==> flow/design.v <==
module flex_counter
#(
	parameter NUM_CNT_BITS = 4
)
(
	input wire clk,
	input wire n_rst,
	input wire clear,
	input wire count_enable,
	input wire [(NUM_CNT_BITS-1):0] rollover_val,
	output logic [(NUM_CNT_BITS-1):0] count_out,
	output logic rollover_flag
);
	logic [(NUM_CNT_BITS-1):0] next_count;  
	logic next_rollover_flag;
	always_ff @ (posedge clk, negedge n_rst) begin
	if (n_rst == 1'b0) begin  
		rollover_flag <= 0;
		count_out <= 0;
	end
	else begin
		count_out <= next_count;
		rollover_flag <= next_rollover_flag;
	end
	end
	always_comb begin
	  next_count = count_out;
	  next_rollover_flag = 0;
	  if (clear == 1'b1) begin 
		next_count = 0;
	  end
	  else if ((rollover_val == count_out) && (count_enable == 1)) begin
		next_count = 1;
	  end
	  else if (count_enable == 1) begin 
		next_count = count_out + 1; 
	  end
	  if (rollover_val == next_count) begin 
		next_rollover_flag = 1'b1; 
	  end
	end
endmodule
module counter(
    input clk,
          n_rst,
          cnt_up,
          clear,
    output one_k_samples
);
flex_counter 
					#(
                        .NUM_CNT_BITS(10)
					)
					A1 (
                    .clk(clk), 
					.n_rst(n_rst), 
					.clear(clear), 
					.count_enable(cnt_up), 	
					.rollover_val(10'd1000),
					.count_out(),
					.rollover_flag(one_k_samples)
                    );
endmodule
module magnitude(
    input logic  [16:0] in,
    output logic [15:0] out
);
always_comb begin
    if (in[16] == 1'b1) begin  
        out = ~(in[15:0]) + 1;
    end
    else begin
        out = in[15:0];
    end
end
endmodule
module datapath (
    input  logic        clk,
    input  logic        n_reset,
    input  logic [2:0]  op,
    input  logic [3:0]  src1,
    input  logic [3:0]  src2,
    input  logic [3:0]  dest,
    input  logic [15:0] ext_data1,
    input  logic [15:0] ext_data2,
    output logic [16:0] outreg_data,
    output logic        overflow
);
    logic        w_en;
    logic [1:0]  w_data_sel;
    logic [1:0]  alu_op;
    logic [16:0] src1_data, src2_data, alu_result, dest_data;
    always_comb begin
        w_en = 1'b0;
        w_data_sel = 2'b10;
        alu_op = 2'b00;
        case (op)
            3'b001: begin w_en = 1'b1; w_data_sel = 2'b10; alu_op = 2'b00; end
            3'b010: begin w_en = 1'b1; w_data_sel = 2'b00; end
            3'b011: begin w_en = 1'b1; w_data_sel = 2'b01; end
            3'b100: begin w_en = 1'b1; w_data_sel = 2'b10; alu_op = 2'b01; end
            3'b101: begin w_en = 1'b1; w_data_sel = 2'b10; alu_op = 2'b10; end
            3'b110: begin w_en = 1'b1; w_data_sel = 2'b10; alu_op = 2'b11; end
            default: ;
        endcase
    end
    alu CORE (.src1_data(src1_data), .src2_data(src2_data), .alu_op(alu_op),
              .result(alu_result), .overflow(overflow));
    always_comb begin
        case (w_data_sel)
            2'b00:   dest_data = {1'b0, ext_data1};
            2'b01:   dest_data = {1'b0, ext_data2};
            default: dest_data = alu_result;
        endcase
    end
    register_file RF (.clk(clk), .n_reset(n_reset), .w_en(w_en),
                      .r1_sel(src1), .r2_sel(src2), .w_sel(dest),
                      .w_data(dest_data), .r1_data(src1_data),
                      .r2_data(src2_data), .outreg_data(outreg_data));
endmodule
module alu (
    input  logic [16:0] src1_data,
    input  logic [16:0] src2_data,
    input  logic [1:0]  alu_op,
    output logic [16:0] result,
    output logic        overflow
);
    logic [17:0] large_sum, large_dif;
    logic [31:0] full_mult;
    assign large_sum = {src1_data[16], src1_data} + {src2_data[16], src2_data};
    assign large_dif = {src1_data[16], src1_data} - {src2_data[16], src2_data};
    assign full_mult = src1_data[15:0] * src2_data[15:0];
    always_comb begin
        case (alu_op)
            2'b00: begin result = src1_data; overflow = 1'b0; end
            2'b01: begin result = large_sum[16:0]; overflow = large_sum[17] ^ large_sum[16]; end
            2'b10: begin result = large_dif[16:0]; overflow = large_dif[17] ^ large_dif[16]; end
            default: begin result = {1'b0, full_mult[30:15]}; overflow = full_mult[31]; end
        endcase
    end
endmodule
module register_file (
    input  logic        clk,
    input  logic        n_reset,
    input  logic        w_en,
    input  logic [3:0]  r1_sel,
    input  logic [3:0]  r2_sel,
    input  logic [3:0]  w_sel,
    input  logic [16:0] w_data,
    output logic [16:0] r1_data,
    output logic [16:0] r2_data,
    output logic [16:0] outreg_data
);
    logic [16:0] regs_matrix [15:0];
    always_ff @ (posedge clk, negedge n_reset) begin
        if (!n_reset) begin
            for (int i = 0; i < 16; i++) regs_matrix[i] <= 17'd0;
        end
        else if (w_en) begin
            regs_matrix[w_sel] <= w_data;
        end
    end
    assign r1_data = regs_matrix[r1_sel];
    assign r2_data = regs_matrix[r2_sel];
    assign outreg_data = regs_matrix[0];
endmodule
module controller (
    input clk,
          n_rst,
    input logic dr,
                lc,
                overflow,
    output logic cnt_up,
                 clear,
                 modwait,
    output reg [2:0] op,
    output reg [3:0] src1,
                     src2,
                     dest,
    output logic err,
                 processed
);
typedef enum bit[4:0] {idle, 
                    eidle, 
                    eidle2,
                    load1, 
                    load2, 
                    load3, 
                    load4, 
                    coeff1, 
                    coeff2, 
                    coeff3, 
                    coeff4, 
                    store, 
                    check, 
                    zero, 
                    sort1, 
                    sort2, 
                    sort3, 
                    sort4, 
                    mul1, 
                    mul2, 
                    mul3, 
                    mul4, 
                    sub1, 
                    sub2, 
                    add1, 
                    add2, 
                    done
}firState;
firState curstate, nexstate;
logic next_modwait, next_processed;
always_ff @ (posedge clk, negedge n_rst) begin
    if (!n_rst)begin
    curstate <= idle;
    modwait <= 0;
    processed <= 0;
    end
    else begin
    curstate <= nexstate;
    modwait <= next_modwait;
    processed <= next_processed;
    end
end
always_comb begin
    nexstate = idle;
    err = 0;
    clear = 0;
    cnt_up = 0;
    next_modwait = 0;
    next_processed = 0;
    op = 3'b000;
    src1 = 4'd0;
    src2 = 4'd0;
    dest = 4'd0;
    case (curstate) 
        idle:
            begin
                next_modwait = 0; 
                clear = 0;
                cnt_up = 0;
                op = 3'b000;
                err = 0;
                if (lc) begin
                    nexstate = load1;
                end
                else if (dr) begin
                    nexstate = store;
                    next_modwait = 1;
                end
                else begin
                    nexstate = idle;
                end
            end
        eidle:
                begin
                    err = 1;
                    next_modwait = 0;
                    nexstate = eidle2;
                end
        eidle2:
                begin
                    err = 1;
                    if (lc) begin
                        nexstate = load1;
                    end
                    else if (dr) begin
                        nexstate = store;
                    end
                    else begin
                        nexstate = eidle2; 
                    end
                end
        load1:  
                begin
                    next_modwait = 1;
                    clear = 1;
                    err = 0;
                    op = 3'b011;
                    dest = 4'd5;  
                    nexstate = coeff1;
                end
        coeff1:  
                begin
                    next_modwait = 0;
                    clear = 0;
                    op = 3'b000;
                    if (lc) begin
                        nexstate = load2;
                    end
                    else begin
                        nexstate = coeff1;
                    end
                end
        load2:
                begin
                    next_modwait = 1;
                    op = 3'b011;
                    dest = 4'd6;  
                    nexstate = coeff2;
                end
        coeff2:  
                begin
                    next_modwait = 0;
                    op = 3'b000;
                    if (lc) begin
                        nexstate = load3;
                    end
                    else begin
                        nexstate = coeff2;
                    end
                end
        load3:
                begin
                    next_modwait = 1;
                    op = 3'b011;
                    dest = 4'd7;  
                    nexstate = coeff3;
                end
        coeff3:  
                begin
                    next_modwait = 0;
                    op = 3'b000;
                    if (lc) begin
                        nexstate = load4;
                    end
                    else begin
                    nexstate = coeff3;
                    end
                end
        load4:
                begin
                  next_modwait = 1;
                  op = 3'b011;
                  dest = 4'd8;  
                  nexstate = coeff4;
                end
        coeff4:  
                begin
                    next_modwait = 0;
                    op = 3'b000;
                    nexstate = idle;
                end
        store:  
                begin
                    if (dr) begin
                    cnt_up = 1;
                    next_modwait = 1;
                    op = 3'b010;
                    dest = 4'd9;  
                    nexstate = zero;
                    end
                    else begin
                        nexstate = eidle;
                    end
                end
        zero:
                begin
                    cnt_up = 0;
                    next_modwait = 1;
                    src1 = 4'd0;
                    src2 = 4'd0;
                    dest = 4'd0;  
                    op = 3'b101;  
                    nexstate = sort1;
                end
        sort1:
                begin
                    next_modwait = 1;
                    src1 = 4'd2;
                    dest = 4'd1;  
                    op = 3'b001;  
                    nexstate = sort2;
                end
        sort2:
                begin
                    next_modwait = 1;
                    src1 = 4'd3;
                    dest = 4'd2;  
                    op = 3'b001;  
                    nexstate = sort3;
                end
        sort3:
                begin
                    next_modwait = 1;
                    src1 = 4'd4;
                    dest = 4'd3;  
                    op = 3'b001;  
                    nexstate = sort4;
                end
        sort4:
                begin
                    next_modwait = 1;
                    src1 = 4'd9;
                    dest = 4'd4;  
                    op = 3'b001;  
                    nexstate = mul1;
                end
        mul1:
                begin
                    next_modwait = 1;
                    src1 = 4'd4; 
                    src2 = 4'd5; 
                    dest = 4'd9;  
                    op = 3'b110;  
                    nexstate = sub1;
                end
        sub1:
                begin
                    next_modwait = 1;
                    src1 = 4'd0;
                    src2 = 4'd9;
                    dest = 4'd0;  
                    op = 3'b101;  
                    if (overflow) begin
                        nexstate = eidle;
                        next_processed = 1;
                    end
                    else begin
                        nexstate = mul2;
                    end
                end
        mul2: 
                begin
                    next_modwait = 1;
                    src1 = 4'd3; 
                    src2 = 4'd6; 
                    dest = 4'd9;  
                    op = 3'b110;  
                    nexstate = add1;
                end
        add1:
                begin
                    next_modwait = 1;
                    src1 = 4'd0;
                    src2 = 4'd9;
                    dest = 4'd0;  
                    op = 3'b100;  
                    if (overflow) begin
                        nexstate = eidle;
                        next_processed = 1;
                    end
                    else begin
                        nexstate = mul3;
                    end
                end
        mul3:
                begin
                    next_modwait = 1;
                    src1 = 4'd2; 
                    src2 = 4'd7; 
                    dest = 4'd9;  
                    op = 3'b110;  
                    nexstate = sub2;
                end
        sub2:
                begin
                    next_modwait = 1;
                    src1 = 4'd0;
                    src2 = 4'd9;
                    dest = 4'd0;  
                    op = 3'b101;  
                    if (overflow) begin
                        nexstate = eidle;
                        next_processed = 1;
                    end
                    else begin
                        nexstate = mul4;
                    end
                end
        mul4:
                begin
                    next_modwait = 1;
                    src1 = 4'd1; 
                    src2 = 4'd8; 
                    dest = 4'd9;  
                    op = 3'b110;  
                    nexstate = add2;
                end
        add2:
                begin
                    next_modwait = 1;
                    src1 = 4'd0;
                    src2 = 4'd9;
                    dest = 4'd0;  
                    op = 3'b100;  
                    if (overflow) begin
                        nexstate = eidle;
                        next_processed = 1;
                    end
                    else begin
                        nexstate = done;
                        next_processed = 1;
                    end
                end
        done:
                begin
                    op = 3'b000;
                    next_modwait = 0;
                    nexstate = idle;
                end
    endcase
end
endmodule
module fir_filter(
    input clk,
          n_reset,
    input logic [15:0] sample_data,
                        fir_coefficient,
    input logic load_coeff,
                data_ready,
    output logic one_k_samples,
                 processed,
                 modwait,
    output logic [15:0] fir_out,
    output logic err
);
    logic  cnt_up,
          clear,
          overflow;
    logic [2:0] op;
    logic [3:0] src1, src2, dest;
    logic [16:0] outreg_data;  
    logic done;
    assign processed = done;
    controller    B1(
                    .clk(clk),
                    .n_rst(n_reset),
                    .dr(data_ready),
                    .lc(load_coeff),
                    .overflow(overflow),
                    .cnt_up(cnt_up),
                    .clear(clear),
                    .modwait(modwait),
                    .op(op),
                    .src1(src1),
                    .src2(src2),
                    .dest(dest),
                    .err(err),
                    .processed(done)
                    );
    counter   C1(
                    .clk(clk),
                    .n_rst(n_reset),
                    .cnt_up(cnt_up),
                    .clear(clear),
                    .one_k_samples(one_k_samples)
                    );
    datapath    D1(
                    .clk(clk),
                    .n_reset(n_reset),
                    .op(op),
                    .src1(src1),
                    .src2(src2),
                    .dest(dest),
                    .ext_data1(sample_data),
                    .ext_data2(fir_coefficient),
                    .outreg_data(outreg_data),
                    .overflow(overflow)
                    );
    magnitude   E1(
                    .in(outreg_data),
                    .out(fir_out)
                    );
endmodule
module coefficient_loader(
    input clk,
          n_reset,
    input logic new_coefficient_set,
    input logic modwait,
    output logic load_coeff,
    output logic [1:0] coefficient_num,
    output logic clear_new_coefficient
);
typedef enum bit [2:0] {IDLE, 
                        F0,
                        F1,
                        F2,
			            F3} loadState;	
loadState state, nexstate;
always_ff @ (posedge clk, negedge n_reset) begin
    if(!n_reset) begin
        state <= IDLE;
    end
    else begin
        state <= nexstate;
    end
end
always_comb begin
     nexstate = state;  
     coefficient_num = 2'b00;  
     load_coeff = 0;  
     clear_new_coefficient = 0;  
    case (state)
        IDLE:
            begin
                clear_new_coefficient = 0;
                if(new_coefficient_set && !modwait) begin
                    nexstate = F0;
                end
                else begin
                    nexstate = IDLE;
                end
            end
        F0:
            begin
                coefficient_num = 2'b00;  
                if(!modwait) begin
                    load_coeff = 1;  
                end
                else if (load_coeff && !modwait) begin
                    load_coeff = 0;  
                end
                else begin
                    nexstate = F1;  
                end
            end
        F1:
            begin
                coefficient_num = 2'b01;  
                if(!modwait) begin
                    load_coeff = 1;  
                end
                else if (load_coeff) begin
                    load_coeff = 0;  
                end
                else begin
                     nexstate = F2;  
                end
            end
        F2:
            begin
                 coefficient_num = 2'b10;  
                if(!modwait) begin
                    load_coeff = 1;  
                end
                else if (load_coeff) begin
                    load_coeff = 0;  
                end
                else begin
                    nexstate = F3;  
                end
            end
        F3:
            begin
                  coefficient_num = 2'b11;  
                if(!modwait) begin
                    load_coeff = 1;  
                end
                else if (load_coeff) begin
                    load_coeff = 0;  
                end
                else begin
                    nexstate = IDLE;  
                    clear_new_coefficient = 1;  
                end
            end
    endcase 
end
endmodule
module ahb_lite_slave(
    input   clk,
            n_rst,
    output logic [15:0] sample_data,
    output logic data_ready,
                new_coefficient_set,
    input logic clear_new_coefficient,
                processed,
    input logic [1:0] coefficient_num,
    output logic [15:0] fir_coefficient,
    input logic modwait,
    input logic [15:0] fir_out,
    input logic err,
                hsel,
    input logic [3:0] haddr,
    input logic hsize,
    input logic [1:0] htrans,
    input logic hwrite,
    input logic [15:0] hwdata,
    output logic [15:0] hrdata,
    output logic hresp
);
logic [15:0] [7:0] register, nexregister; 
logic [15:0] nexhrdata, nexfir_coefficient;
logic next_data_ready;
logic write1, nexwrite1;
logic [3:0]storeadd, nexstoreadd;
always_ff @ (posedge clk, negedge n_rst) begin
if(!n_rst) begin
    hrdata <= 0;
    data_ready <= 0;
    write1 <= 0;
    storeadd <= 0;
    register[0] <= 0;
    register[1] <= 0;
    register[2] <= 0;
    register[3] <= 0;
    register[4] <= 0;
    register[5] <= 0;
    register[6] <= 0;
    register[7] <= 0;
    register[8] <= 0;
    register[9] <= 0;
    register[10] <= 0;
    register[11] <= 0;
    register[12] <= 0;
    register[13] <= 0;
    register[14] <= 0;
    register[15] <= 0;
end
else begin
    hrdata <= nexhrdata;
    data_ready <= next_data_ready;
    write1 <= nexwrite1;
    storeadd <= nexstoreadd;
    register[0] <= nexregister[0];
    register[1] <= nexregister[1];
    register[2] <= nexregister[2];
    register[3] <= nexregister[3];
    register[4] <= nexregister[4];
    register[5] <= nexregister[5];
    register[6] <= nexregister[6];
    register[7] <= nexregister[7];
    register[8] <= nexregister[8];
    register[9] <= nexregister[9];
    register[10] <= nexregister[10];
    register[11] <= nexregister[11];
    register[12] <= nexregister[12];
    register[13] <= nexregister[13];
    register[14] <= nexregister[14];
    register[15] <= nexregister[15];
end
end
always_comb begin
    hresp = 0;  
    nexhrdata = 0;  
    if(processed) begin
        next_data_ready = 0;
    end
    else begin
        next_data_ready = data_ready;  
    end
    nexwrite1 = write1;  
    nexstoreadd = storeadd;  
    nexregister[0][0] = {modwait | new_coefficient_set | data_ready | write1 | (hsel & hwrite & (htrans == 2'd2))};  
    nexregister[0][7:1] = {7'd0};  
    nexregister[1][0] = {err};  
    nexregister[1][7:1] = {7'd0};  
    nexregister[2] = fir_out[7:0];
    nexregister[3] = fir_out[15:8];
    nexregister[4] = register[4];
    nexregister[5] = register[5];
    nexregister[6] = register[6];
    nexregister[7] = register[7];
    nexregister[8] = register[8];
    nexregister[9] = register[9];
    nexregister[10] = register[10];
    nexregister[11] = register[11];
    nexregister[12] = register[12];
    nexregister[13] = register[13];
    if (clear_new_coefficient) begin
        nexregister[14] = 8'h0000;
    end
    else begin
        nexregister[14] = register[14];
    end
    nexregister[15] = register[15];
            if (write1) begin
                nexwrite1 = 0;  
                if({storeadd[3:1], 1'b0} == 4'd4) 
                begin
                    next_data_ready = 1'b1;
                end
                nexregister[{storeadd[3:1], 1'b0}] = hwdata[7:0];  
                nexregister[{storeadd[3:1], 1'b1}] = hwdata[15:8];  
            end
    if (hsel)  
    begin
        if(haddr < 0  ||  14 < haddr)
        begin
            hresp = 1;
        end
        else
        begin
            if(hwrite && (htrans == 2'd2)) 
            begin
                if(!hsize)  
                begin
                    if(!((haddr == 0)
                    | (haddr == 1)
                    | (haddr == 2)
                    | (haddr == 3))) 
                    begin
                        if(haddr[3:1] == 4'd6) 
                        begin
                            next_data_ready = 1'b1;
                        end
                        nexregister[haddr] = hwdata;  
                    end
                    else  
                    begin
                            hresp = 1;  
                    end  
                end
                else  
                begin
                    if(!((haddr == 0)
                    | (haddr == 1)
                    | (haddr == 2)
                    | (haddr == 3))) 
                    begin
                        nexwrite1 = 1;  
                        nexstoreadd = haddr;  
                    end
                    else  
                    begin
                            hresp = 1;  
                    end  
                end
            end
            else 
            begin
                if(!hsize)  
                begin
                        nexhrdata = register[haddr];  
                end
                else  
                begin
                       nexhrdata[7:0] = nexregister[{haddr[3:1], 1'b0}];  
                       nexhrdata[15:8] = nexregister[{haddr[3:1], 1'b1}];  
                end
            end
        end
    end
end
assign fir_coefficient = {register[7 + (coefficient_num * 2)], register[6 + (coefficient_num * 2)]};
assign new_coefficient_set = {register[14][0]};
assign  sample_data = {register[5], register[4]};
endmodule
module ahb_lite_fir_filter(
    input clk,
          n_rst,
    input logic hsel,
    input logic [3:0] haddr,
    input logic hsize,
    input logic [1:0] htrans,
    input logic hwrite,
    input logic [15:0] hwdata,
    output logic [15:0] hrdata,
    output logic hresp
);
logic [15:0] fir_out, sample_data, fir_coefficient;
logic [1:0] coefficient_num;
logic processed, err, modwait, data_ready, new_coefficient_set, load_coeff, clear_new_coefficient;
ahb_lite_slave AHB (.clk(clk), 
                    .n_rst(n_rst),
                    .fir_out(fir_out),
                    .modwait(modwait),
                    .err(err),
                    .sample_data(sample_data),
                    .data_ready(data_ready),
                    .fir_coefficient(fir_coefficient),
                    .new_coefficient_set(new_coefficient_set),
                    .coefficient_num(coefficient_num),
                    .clear_new_coefficient(clear_new_coefficient),
                    .hsel(hsel),
                    .htrans(htrans),
                    .haddr(haddr),
                    .hsize(hsize),
                    .hwrite(hwrite),
                    .hwdata(hwdata),
                    .hrdata(hrdata),
                    .hresp(hresp),
                    .processed(processed));
coefficient_loader CFL  (.clk(clk),
                        .n_reset(n_rst),
                        .new_coefficient_set(new_coefficient_set),
                        .modwait(modwait),
                        .load_coeff(load_coeff),
                        .coefficient_num(coefficient_num),
                        .clear_new_coefficient(clear_new_coefficient));
fir_filter FF      (.clk(clk),
                  .n_reset(n_rst),
                  .sample_data(sample_data),
                  .fir_coefficient(fir_coefficient),
                  .load_coeff(load_coeff),
                  .data_ready(data_ready),
                  .one_k_samples(),
                  .modwait(modwait),
                  .fir_out(fir_out),
                  .err(err),
                  .processed(processed)
);
endmodule
Tool chain data of ahb_lite_fir_filter
What the tools print for ahb_lite_fir_filter, step after step.
Line numbers count from 1 in the design file above.
Operators carry their Yosys type and port widths (W data, S select, Z words).
Library cell names are shortened.
A cell with -- has no value.

set-up
  top = ahb_lite_fir_filter
  clock input = clk
  cell library = sky130hd
  corner = tt_025C_1v80

Word level
Source: Yosys, flattened and elaborated. Widths are those after wreduce. Registers that Yosys merges into a memory's read port (data or address) are not register bits. Print and check cells do not count.

word-level totals
  register bits after elaboration = 432
  output and inout port bits = 17

operators by class
  $add $sub $neg = 5
  multiply operators = 1
  magnitude comparators = 2
  equal/unequal tests = 109
  shift-type cells = 5
  muxes and demuxes = 108
  bitwise gates (word level) = 14
  reduce/logical cells = 49

operators by type and width
  cell                  number
  $mux W128             6
  $pmux W17 S16         2
  $mul A16 B16 Y32      1
  $shiftx A128 B8 Y8    3
  $mux W8               36
  $shiftx A128 B32 Y8   2
  $eq A4 B4 Y1 const B  32
  $pmux W5 S24          1
  $logic_not A32 Y1     3
  $eq A4 B3 Y1 const B  16
  $mux W16              4
  $pmux W17 S3          1
  $eq A5 B5 Y1 const B  10
  $pmux W4 S10          1
  $pmux W4 S5           2
  $pmux W17 S2          1
  $reduce_and A2 Y1     16
  $eq A4 B2 Y1 const B  8
  $mux W4               8
  $eq A5 B4 Y1 const B  6
  $mux W1               28
  $eq A3 B3 Y1 const B  9
  $reduce_or A4 Y1      5
  $eq A5 B3 Y1 const B  4
  $mux W5               4
  $add A17 B17 Y18      1
  $sub A17 B17 Y18      1
  $eq A3 B2 Y1 const B  6

Other operator kinds: 37; their cells: 76.

Depth
Longest topological path by Yosys (ltp), each cell counted once; first at word level (registers and memories cut), then after technology mapping (sequential cells cut; the memories' decode and read muxes count).

depth
  word-level depth = 13
  ABC_AREA = 0
  gate-level depth with buffers = 35
  depth with buffers taken out = 31

After synthesis
Yosys stat after the flow's synthesis: flattened, memories mapped to cells. It holds for the ABC_AREA given above (unset counts as 0); a run with the other value may have another netlist.

mapped netlist
  standard cells after synthesis = 3523
  cell area after synthesis = 32227.2 um^2
  flip-flop cells = 420

cells by type
  cell      number
  dfrtp_1   418
  fa_1      195
  mux2_2    161
  nand2_1   455
  ha_1      136
  nor2_1    401
  a21oi_1   290
  mux4_2    48
  inv_1     278
  mux2i_1   89
  o21ai_0   146
  clkbuf_1  168
  a221oi_1  38
  a22oi_1   43
  a211oi_1  38
  nor2b_1   34
  a21o_1    28
  a311oi_1  24

Not listed: further types 64, cells in them 533.
By module: a second synthesis without flattening, with its own total; a netlist apart from the flattened one above.

second synthesis, totals
  cell total of the unflattened synthesis = 3668
  area (unflattened synthesis) = 37689.9 um^2

Rows give one instance, submodules left out.

by module
  module                           instances  cells  area (um^2)  seq. area (um^2)
  register_file                    1          1364   15394.8      6806.5
  alu                              1          1199   10019.6      0.0
  ahb_lite_slave                   1          805    9188.8       3728.6
  controller                       1          76     1004.7       701.9
  flex_counter #(NUM_CNT_BITS=10)  1          112    991.0        275.3
  datapath                         1          44     509.2        0.0
  magnitude                        1          48     355.3        0.0
  coefficient_loader               1          18     219.0        126.4
  counter                          1          2      7.5          0.0
  ahb_lite_fir_filter              1          0      0.0          0.0
  fir_filter                       1          0      0.0          0.0

Worst setup path after synthesis
Source: OpenSTA report_checks on the synthesized netlist (no wires, ideal clock, input and output delay 20% of the period each), path of least setup slack; recovery checks are left aside. Register names are those of the netlist, which keeps one name where synthesis merged equal registers.

timing path post-synthesis
  kind = register to register
  start point = register FF.B1.curstate
  end point = register FF.D1.RF.regs_matrix[14][7]
  period = 12.0 ns
  library setup time = 0.133 ns
  arrival = 8.044 ns
  data required time = 11.867 ns
  setup slack = 3.823 ns
  path delay = 8.177 ns
  stages = 32
  path buffers = 4
  period reached after synthesis = 8.177 ns

"path delay" = arrival - input delay + setup time.
"stages": output pins that drive a net of the path, with the launching flip-flop's if there is one; two outputs of one cell count as two.
"period reached after synthesis" = period - worst setup slack (recovery checks aside). The figure is calculated, with input and output delays left at 20% of the set period.
Where an end lacks its bit number, it is one bit of the signal, or one of the new flip-flops if synthesis recoded a state register.
Between the ends stands the longest chain of elaborated cells between them, by number of cells; it is not shown to be the way that was timed. Of several equally long chains one is given.
Each line given opens the expression or statement behind the cell; cells for indexed reads and writes are added by Yosys, which also makes memories of some case tables.

between the ends, post-synthesis
  cells stage by stage = dfrtp_1 or4_1 buf_2 nor3_1 clkbuf_1 a22oi_1 a31oi_1 clkbuf_1 ha_1 inv_1 fa_1 inv_1 fa_1 inv_1 fa_1 inv_1 fa_1 fa_1 inv_1 fa_1 inv_1 ha_1 a21oi_1 o21a_1 nor3b_1 and2_1 and3_1 o31a_1 xnor2_1 a21oi_1 buf_2 a21oi_1
  length of the longest elaborated chain = 8

ends and longest elaborated chain, post-synthesis
  what                RTL line  text
  start: declaration  211       firState curstate, nexstate;
  start: assignment   215       curstate <= idle;
  start: assignment   220       curstate <= nexstate;
  $eq A5 B5 Y1        236       case (curstate)
  $reduce_or A2 Y1    --
  $pmux W4 S5         236
  $eq A4 B4 Y1        163       assign r1_data = regs_matrix[r1_sel];
  $pmux W17 S16       163
  $mul A16 B16 Y32    132       assign full_mult = src1_data[15:0] * src2_data[15:0];
  $pmux W17 S3        134       case (alu_op)
  $pmux W17 S2        110       case (w_data_sel)
  end: assignment     157       for (int i = 0; i < 16; i++) regs_matrix[i] <= 17'd0;
  end: assignment     160       regs_matrix[w_sel] <= w_data;
  end: declaration    154       logic [16:0] regs_matrix [15:0];

Timing after layout
From the final timing report of entry A: the path of least setup slack in the routed layout; clock arrival at registers is part of the times.

timing path after layout
  kind = register to register
  start point = register FF.B1.curstate
  end point = register FF.D1.RF.regs_matrix[13][5]
  period = 12.0 ns
  library setup time = 0.16 ns
  arrival = 10.23 ns
  data required time = 12.45 ns
  setup slack = 2.22 ns
  stages = 27
  path buffers = 1

Where an end lacks its bit number, it is one bit of the signal, or one of the new flip-flops if synthesis recoded a state register.
Between the ends stands the longest chain of elaborated cells between them, by number of cells; it is not shown to be the way that was timed. Of several equally long chains one is given.

between the ends, after layout
  cells stage by stage = dfrtp_1 or4_4 nor3_2 buf_4 a222oi_1 nand2_1 a21oi_1 or3_1 inv_2 nand2_1 fa_1 fa_1 inv_1 fa_1 fa_1 fa_1 inv_1 fa_1 inv_1 ha_1 a21oi_1 o21bai_1 a21oi_1 o21ai_0 a221o_1 a221oi_4 o21ai_0
  length of the longest elaborated chain = 8

ends and longest elaborated chain, after layout
  what                RTL line  text
  start: declaration  211       firState curstate, nexstate;
  start: assignment   215       curstate <= idle;
  start: assignment   220       curstate <= nexstate;
  $eq A5 B5 Y1        236       case (curstate)
  $reduce_or A2 Y1    --
  $pmux W4 S5         236
  $eq A4 B4 Y1        163       assign r1_data = regs_matrix[r1_sel];
  $pmux W17 S16       163
  $mul A16 B16 Y32    132       assign full_mult = src1_data[15:0] * src2_data[15:0];
  $pmux W17 S3        134       case (alu_op)
  $pmux W17 S2        110       case (w_data_sel)
  end: assignment     157       for (int i = 0; i < 16; i++) regs_matrix[i] <= 17'd0;
  end: assignment     160       regs_matrix[w_sel] <= w_data;
  end: declaration    154       logic [16:0] regs_matrix [15:0];

Memo
Re: implementation data of ahb_lite_fir_filter

Design ahb_lite_fir_filter on sky130hd. What follows are 4 stored runs of the flow, each under its own settings; their order means nothing. The constraints put input and output delay at 20% of the set period each and load the outputs with 0.01 pF.
"achieved clock period (ns)" = clock period - worst setup slack. The figure is calculated, with input and output delays left at 20% of the set period.
By "worst setup path time (ns)" is meant the share of the clock period that the worst setup path is allowed (20% is reserved at inputs, 20% at outputs), minus its slack. Clock arrival times at its registers enter into it.
"finish__power__total" rests on the timing tool's default activity at the inputs, not on a simulated workload.

settings of entry A
{
  "CORE_UTILIZATION": 40,
  "period_ns": 12.0,
  "CAP_MARGIN": 20,
  "CORE_MARGIN": 2,
  "SLEW_MARGIN": 20
}
report of entry A
yosys chip area after synthesis (um^2): 32227.2
finish__design__die__area: 82854.7
finish__design__instance__area__stdcell: 35669.2
finish__design__instance__utilization: 0.4450
finish__timing__setup__ws: 2.221
finish__timing__setup__tns: 0.000
finish__timing__hold__ws: 0.384
finish__power__total: 3.357e-03
achieved clock period (ns): 9.779
worst setup path time (ns): 9.78
worst setup path kind: register to register

settings of entry B
{
  "ABC_AREA": 1,
  "CAP_MARGIN": 30,
  "CELL_PAD_IN_SITES_GLOBAL_PLACEMENT": 1,
  "CORE_ASPECT_RATIO": 0.96,
  "CORE_UTILIZATION": 63,
  "CTS_CLUSTER_DIAMETER": 254,
  "CTS_CLUSTER_SIZE": 74,
  "GPL_ROUTABILITY_DRIVEN": 0,
  "GPL_TIMING_DRIVEN": 0,
  "HOLD_SLACK_MARGIN": 0.05,
  "MAX_ROUTING_LAYER": "met4",
  "PLACE_DENSITY_LB_ADDON": 0.12,
  "SETUP_SLACK_MARGIN": 0.49,
  "SLEW_MARGIN": 15,
  "TNS_END_PERCENT": 80,
  "period_ns": 9.14,
  "CORE_MARGIN": 2
}
report of entry B: did not finish, place, FLW-0024

settings of entry C
{
  "ABC_AREA": 1,
  "CAP_MARGIN": 30,
  "CELL_PAD_IN_SITES_GLOBAL_PLACEMENT": 1,
  "CORE_ASPECT_RATIO": 0.96,
  "CORE_UTILIZATION": 63,
  "CTS_CLUSTER_DIAMETER": 254,
  "GPL_ROUTABILITY_DRIVEN": 0,
  "GPL_TIMING_DRIVEN": 0,
  "HOLD_SLACK_MARGIN": 0.05,
  "MAX_ROUTING_LAYER": "met5",
  "PLACE_DENSITY_LB_ADDON": 0.12,
  "SETUP_SLACK_MARGIN": 0.49,
  "SLEW_MARGIN": 10,
  "TNS_END_PERCENT": 80,
  "period_ns": 12.0,
  "CORE_MARGIN": 2
}
report of entry C: did not finish, place, FLW-0024

settings of entry D
{
  "ABC_AREA": 1,
  "CAP_MARGIN": 30,
  "CELL_PAD_IN_SITES_GLOBAL_PLACEMENT": 1,
  "CORE_ASPECT_RATIO": 0.96,
  "CORE_UTILIZATION": 63,
  "CTS_CLUSTER_DIAMETER": 254,
  "CTS_CLUSTER_SIZE": 74,
  "GPL_ROUTABILITY_DRIVEN": 0,
  "GPL_TIMING_DRIVEN": 0,
  "HOLD_SLACK_MARGIN": 0.05,
  "MAX_ROUTING_LAYER": "met4",
  "PLACE_DENSITY_LB_ADDON": 0.12,
  "SETUP_SLACK_MARGIN": 0.49,
  "SLEW_MARGIN": 10,
  "TNS_END_PERCENT": 80,
  "period_ns": 5.62,
  "CORE_MARGIN": 2
}
report of entry D: did not finish, place, FLW-0024
